==> flow/design.v <==
 `timescale 1ns / 1ps
module calc_logic(
   input clk,
   input rst,
   input [4:0] keycode,
   input newkey,
   output [15:0] Xdisplay,
   output LED_NEG_digit,
   output LED_OVW
   );
   localparam[4:0] KEY_CE = 5'b01100,
                   KEY_CA = 5'b00100,
                   KEY_MULTI = 5'b01001,
                   KEY_SUB = 5'b01010,
                   KEY_ADD = 5'b01011,
                   KEY_SQR = 5'b00001,
                   KEY_CH_SIGN = 5'b00010,
                   KEY_EQUALS = 5'b00011;
   reg signed [17:0] X, nextX, Y, nextY, ANS;
   reg [1:0] OP, nextOP;
   wire ADD = (OP == KEY_ADD [1:0]);
   wire SUB = (OP == KEY_SUB [1:0]);
   wire MULTI = (OP == KEY_MULTI [1:0]);        
   wire OP_T2 = (newkey && (keycode[4:2] == 3'b010) );
   wire CA = (newkey && (keycode == KEY_CA) );             
   wire CE = (newkey && (keycode == KEY_CE) );
   wire digit = (newkey && (keycode[4] == 1'b1) );
   wire EQUALS = (newkey && (keycode == KEY_EQUALS) );
   wire SQR = (newkey && (keycode == KEY_SQR) );
   wire CH_SIGN = (newkey && (keycode == KEY_CH_SIGN) );
   wire [6:0] CONTROL = {CE, CA, OP_T2, digit, EQUALS, SQR, CH_SIGN};  
   wire signed [17:0] ANS_ADD, ANS_MULTI, ANS_SUB, ANS_SQR, ANS_CH_SIGN;
   assign ANS_ADD = X+Y;
   assign ANS_SUB = Y-X;
   assign ANS_MULTI = X*Y;
   assign ANS_SQR = X*X;
   assign ANS_CH_SIGN = X*-1;  
   assign LED_OVW = X[16]; 
   assign Xdisplay = X[15:0];
   assign LED_NEG_digit = X[17];  
   always @ (ADD, MULTI, SUB, ANS_ADD, ANS_MULTI, ANS_SUB, X)
       case({ADD, SUB, MULTI})
           3'b100: ANS = ANS_ADD;
           3'b010: ANS = ANS_SUB;
           3'b001: ANS = ANS_MULTI;
           default: ANS = X;
       endcase   
   always @ (CONTROL, X, keycode, ANS, ANS_SQR, ANS_CH_SIGN)
       casez(CONTROL)
           7'b1000000: nextX = 18'b0;
           7'b?1?????: nextX = 18'b0;
           7'b0010000: nextX = 18'b0;
           7'b0001000: nextX = {X[12:0], keycode[3:0]};  
           7'b0000100: nextX = ANS;
           7'b0000010: nextX = ANS_SQR;
           7'b0000001: nextX = ANS_CH_SIGN;
           default: nextX = X;
       endcase
   always @ (posedge clk or posedge rst)
   begin
       if(rst) X <= 18'b0;
       else X <= nextX;
   end
   always @ (OP_T2, CA, Y, X)
       case({OP_T2, CA})
           2'b00: nextY = Y;
           2'b10: nextY = X;
           default: nextY = 18'b0;
       endcase
   always @ (posedge clk or posedge rst)
     begin
         if(rst) Y <= 18'b0;
         else Y <= nextY;
     end
   always @ (OP_T2, CA, keycode, OP)
       case({OP_T2, CA})
           2'b00: nextOP = OP;
           2'b10: nextOP = keycode[1:0];
           default: nextOP = 2'b0;
       endcase
   always @ (posedge clk or posedge rst)
     begin
         if(rst) OP <= 2'b0;
         else OP <= nextOP;
     end
   endmodule
# From RTL to reports: calc_logic
# What the tools print for calc_logic, step after step.
# Line numbers count from 1 in the design file above.
# A cell with -- has no value.
# inputs
design	calc_logic
clock	clk
lib	sky130hd
lib_corner	tt_025C_1v80

# After elaboration
# Source: Yosys, flattened and elaborated, memories not mapped. Widths are those after wreduce. Registers that Yosys merges into a memory's read port (data or address) are not register bits. Print and check cells do not count. Equal cells are merged and count once.
# word_totals
ff_bits	38
input_bits	8
elab_cells	43
# op_classes
add_sub_neg	3
n_mul	2
n_eq	20
muxes	4
reduce_and_logical	11
# ops
cell	n
18-bit by 18-bit multiplier with 18-bit output	2
18-bit parallel mux with 5-bit select	1
18-bit parallel mux with 3-bit select	1
18-bit parallel mux with 2-bit select	1
18-bit adder	1
18-bit subtractor	1
18-bit negation	1
5-bit by 2-bit equality test with 1-bit output with constant B	2
1-bit logical AND	7
7-bit by 1-bit equality test with 1-bit output with constant B	1
7-bit by 2-bit equality test with 1-bit output with constant B	1
7-bit by 3-bit equality test with 1-bit output with constant B	1
7-bit by 4-bit equality test with 1-bit output with constant B	1
7-bit by 5-bit equality test with 1-bit output with constant B	1
7-bit equality test with constant B	1
2-bit equality test with constant B	3
3-bit by 2-bit equality test with 1-bit output with constant B	2
5-bit by 1-bit equality test with 1-bit output with constant B	1
5-bit by 3-bit equality test with 1-bit output with constant B	1
5-bit by 4-bit equality test with 1-bit output with constant B	1
5-bit nonzero test	1
4-bit by 1-bit inequality test with 1-bit output with constant B	1
2-bit parallel mux with 2-bit select	1
3-bit by 1-bit equality test with 1-bit output with constant B	1
3-bit equality test with constant B	1
3-bit OR reduction	1
2-bit by 1-bit equality test with 1-bit output with constant B	1
2-bit logical NOT	1
2-bit AND reduction	1

# Logic depth
# Depth = most cells in a row (Yosys ltp): at word level without a register or memory, in the mapped netlist without a sequential cell, where the memories' decode and read muxes count.
# depth
word_depth	6
ABC_AREA	1
depth_mapped	36
depth_no_buf	34

# After synthesis
# The flow's flattened synthesis, as Yosys stat reports it; memories are mapped. The netlist is that of the ABC_AREA named above (0 if unset); the other value can give another one.
# synth_totals
mapped_cells	2015
yosys_area_um2	13890.8
ff_cells	38
buffers	72
# by_type
type	n	area_total_um2
sky130_fd_sc_hd__fa_1	200	4003.84
sky130_fd_sc_hd__inv_1	561	2105.77
sky130_fd_sc_hd__nand2_1	558	2.09E+03
sky130_fd_sc_hd__ha_1	158	1.98E+03
sky130_fd_sc_hd__dfrtp_1	38	950.912
sky130_fd_sc_hd__nand3_1	87	435.418
sky130_fd_sc_hd__o21ai_0	81	405.389
sky130_fd_sc_hd__a21oi_1	54	270.259
sky130_fd_sc_hd__nor2_1	58	217.709
sky130_fd_sc_hd__o22ai_1	22	137.632
sky130_fd_sc_hd__xor2_1	15	131.376
sky130_fd_sc_hd__clkbuf_1	34	127.622
sky130_fd_sc_hd__xnor2_1	11	96.342
sky130_fd_sc_hd__buf_6	8	90.086
sky130_fd_sc_hd__buf_2	15	75.072
sky130_fd_sc_hd__nand3b_1	8	60.058
sky130_fd_sc_hd__nand4_1	9	56.304
sky130_fd_sc_hd__o21bai_1	7	52.55
# Other cell types: 31; their cells: 91.

# Path before layout
# OpenSTA on the mapped netlist: ideal clock, no wires. The path of least setup slack (recovery checks aside). Input and output delay are each 20% of the period. Register names are those of the netlist, which keeps one name where synthesis merged equal registers.
# synth_path
path_type	register -> register
startpoint	reg X[3]
endpoint	reg X[17]
clock_period_ns	8.0
arrival_time_ns	5.497
required_time_ns	7.884
setup_slack_ns	2.387
path_delay_ns	5.613
path_stages	28
period_less_setup_slack_ns	5.613
# "path_delay_ns" is the arrival time less input delay plus setup time.
# "path_stages": output pins that drive a net of the path, with the launching flip-flop's if there is one; two outputs of one cell count as two.
# "period_less_setup_slack_ns" is the clock period less the worst setup slack; recovery checks do not enter. This is arithmetic on one report: input and output delays are still those of the set period (20% each).
# The rows between start and end are the longest chain of elaborated cells between them; the timing report does not say that the signal goes this way. Where chains are equally long, one stands for them.
# A line is the first line of the expression or statement that the cell stems from. Yosys adds cells for indexed reads and writes and turns some case tables into memories.
# synth_via
path_cell_list	sky130_fd_sc_hd__dfrtp_1 sky130_fd_sc_hd__clkbuf_1 sky130_fd_sc_hd__buf_1 sky130_fd_sc_hd__nand2_1 sky130_fd_sc_hd__fa_1 sky130_fd_sc_hd__fa_1 sky130_fd_sc_hd__fa_1 sky130_fd_sc_hd__fa_1 sky130_fd_sc_hd__inv_1 sky130_fd_sc_hd__fa_1 sky130_fd_sc_hd__inv_1 sky130_fd_sc_hd__fa_1 sky130_fd_sc_hd__inv_1 sky130_fd_sc_hd__ha_1 sky130_fd_sc_hd__nand2_1 sky130_fd_sc_hd__nor2_1 sky130_fd_sc_hd__nand3_1 sky130_fd_sc_hd__nand3_1 sky130_fd_sc_hd__nand2_1 sky130_fd_sc_hd__nand2_1 sky130_fd_sc_hd__a21oi_1 sky130_fd_sc_hd__nand3_1 sky130_fd_sc_hd__nand3_1 sky130_fd_sc_hd__nand2_1 sky130_fd_sc_hd__inv_1 sky130_fd_sc_hd__nand2_1 sky130_fd_sc_hd__nand2_1 sky130_fd_sc_hd__nand2_1
elab_chain_len	3
cone_cells	7
lines_between	7
# synth_rtl
item	line_no	rtl
start: declaration	19	reg signed [17:0] X, nextX, Y, nextY, ANS;
start: assignment	61	if(rst) X <= 18'b0;
start: assignment	62	else X <= nextX;
18-bit by 18-bit multiplier with 18-bit output	35	assign ANS_MULTI = X*Y;
18-bit parallel mux with 3-bit select	42	case({ADD, SUB, MULTI})
18-bit parallel mux with 5-bit select	49	casez(CONTROL)
end: assignment	61
end: assignment	62
end: declaration	19

# Worst path after layout
# Path of least setup slack in the final report of record 1 (OpenROAD, finished layout, wires in). Where an end is a register, its clock arrival counts in the times.
# layout_path
path_type	register -> register
startpoint	reg X[5]
endpoint	reg X[16]
clock_period_ns	6.78
arrival_time_ns	6.93
required_time_ns	6.97
setup_slack_ns	0.05
path_stages	23
# The rows between start and end are the longest chain of elaborated cells between them; the timing report does not say that the signal goes this way. Where chains are equally long, one stands for them.
# layout_via
path_cell_list	sky130_fd_sc_hd__dfrtp_1 sky130_fd_sc_hd__buf_4 sky130_fd_sc_hd__nand2_1 sky130_fd_sc_hd__inv_1 sky130_fd_sc_hd__fa_1 sky130_fd_sc_hd__inv_1 sky130_fd_sc_hd__fa_1 sky130_fd_sc_hd__inv_1 sky130_fd_sc_hd__fa_1 sky130_fd_sc_hd__fa_1 sky130_fd_sc_hd__fa_1 sky130_fd_sc_hd__inv_1 sky130_fd_sc_hd__fa_1 sky130_fd_sc_hd__inv_1 sky130_fd_sc_hd__ha_1 sky130_fd_sc_hd__nand2_1 sky130_fd_sc_hd__nor2_1 sky130_fd_sc_hd__nand3_1 sky130_fd_sc_hd__o2111ai_1 sky130_fd_sc_hd__o21ai_0 sky130_fd_sc_hd__nand3_1 sky130_fd_sc_hd__a21oi_1 sky130_fd_sc_hd__o21ai_1
elab_chain_len	3
cone_cells	7
lines_between	7
# layout_rtl
item	line_no	rtl
start: declaration	19	reg signed [17:0] X, nextX, Y, nextY, ANS;
start: assignment	61	if(rst) X <= 18'b0;
start: assignment	62	else X <= nextX;
18-bit by 18-bit multiplier with 18-bit output	35	assign ANS_MULTI = X*Y;
18-bit parallel mux with 3-bit select	42	case({ADD, SUB, MULTI})
18-bit parallel mux with 5-bit select	49	casez(CONTROL)
end: assignment	61
end: assignment	62
end: declaration	19

# Top module calc_logic; platform sky130hd; tools Yosys and OpenROAD; 6 stored runs in no particular order. Input and output delays are each 20% of the period that was set; the output load is 0.01 pF.
# "achieved_period_ns" means the clock period less the worst setup slack. The figure is calculated, with input and output delays left at 20% of the set period.
# "power_uw" rests on the timing tool's default activity at the inputs, not on a simulated workload.
# Among the settings, -- means not set for that run.
stored run	ABC_AREA	CAP_MARGIN	CELL_PAD_IN_SITES_GLOBAL_PLACEMENT	CORE_ASPECT_RATIO	CORE_MARGIN	CORE_UTILIZATION	CTS_CLUSTER_DIAMETER	GPL_ROUTABILITY_DRIVEN	HOLD_SLACK_MARGIN	MIN_ROUTING_LAYER	SETUP_SLACK_MARGIN	TNS_END_PERCENT	period_ns	SLEW_MARGIN	CELL_PAD_IN_SITES_DETAIL_PLACEMENT	CTS_CLUSTER_SIZE	PLACE_DENSITY	post_route_stdcell_area_um2	synth_chip_area_um2	fin_ws_ns	utilization_pct	power_uw	achieved_period_ns	final_die_area_um2	ws_hold_ns
record 1	1	5	1	0.55	4	28	264	0	-0.04	met2	-0.16	55	6.78	20	--	--	--	15132.0	13890.8	0.046	30.9	2048	6.734	53399.0	0.628
record 2	1	0	0	1.61	2	53	--	0	--	met1	--	70	5.98	30	0	24	0.66	14904.3	13890.8	0.248	57.5	2012	5.732	27556.9	0.638
record 3	--	20	1	0.55	2	28	--	--	--	--	2.19	--	8.0	20	--	--	--	14619.0	12731.0	2.103	32.8	1370	5.897	47265.6	0.598
record 4	--	20	--	--	2	47	--	--	--	--	--	--	10.4	20	0	24	0.92	13415.4	12731.0	3.906	50.1	950.5	6.494	28419.2	0.584
record 5	1	5	1	0.55	4	28	264	0	-0.04	--	--	55	8.0	20	--	--	--	14965.6	13890.8	1.412	30.6	1587	6.588	53399.0	0.627
record 6	1	0	1	1.61	2	53	--	--	--	met1	--	70	5.98	30	1	24	0.66	15148.3	13890.8	0.030	58.5	2070	5.950	27556.9	0.650
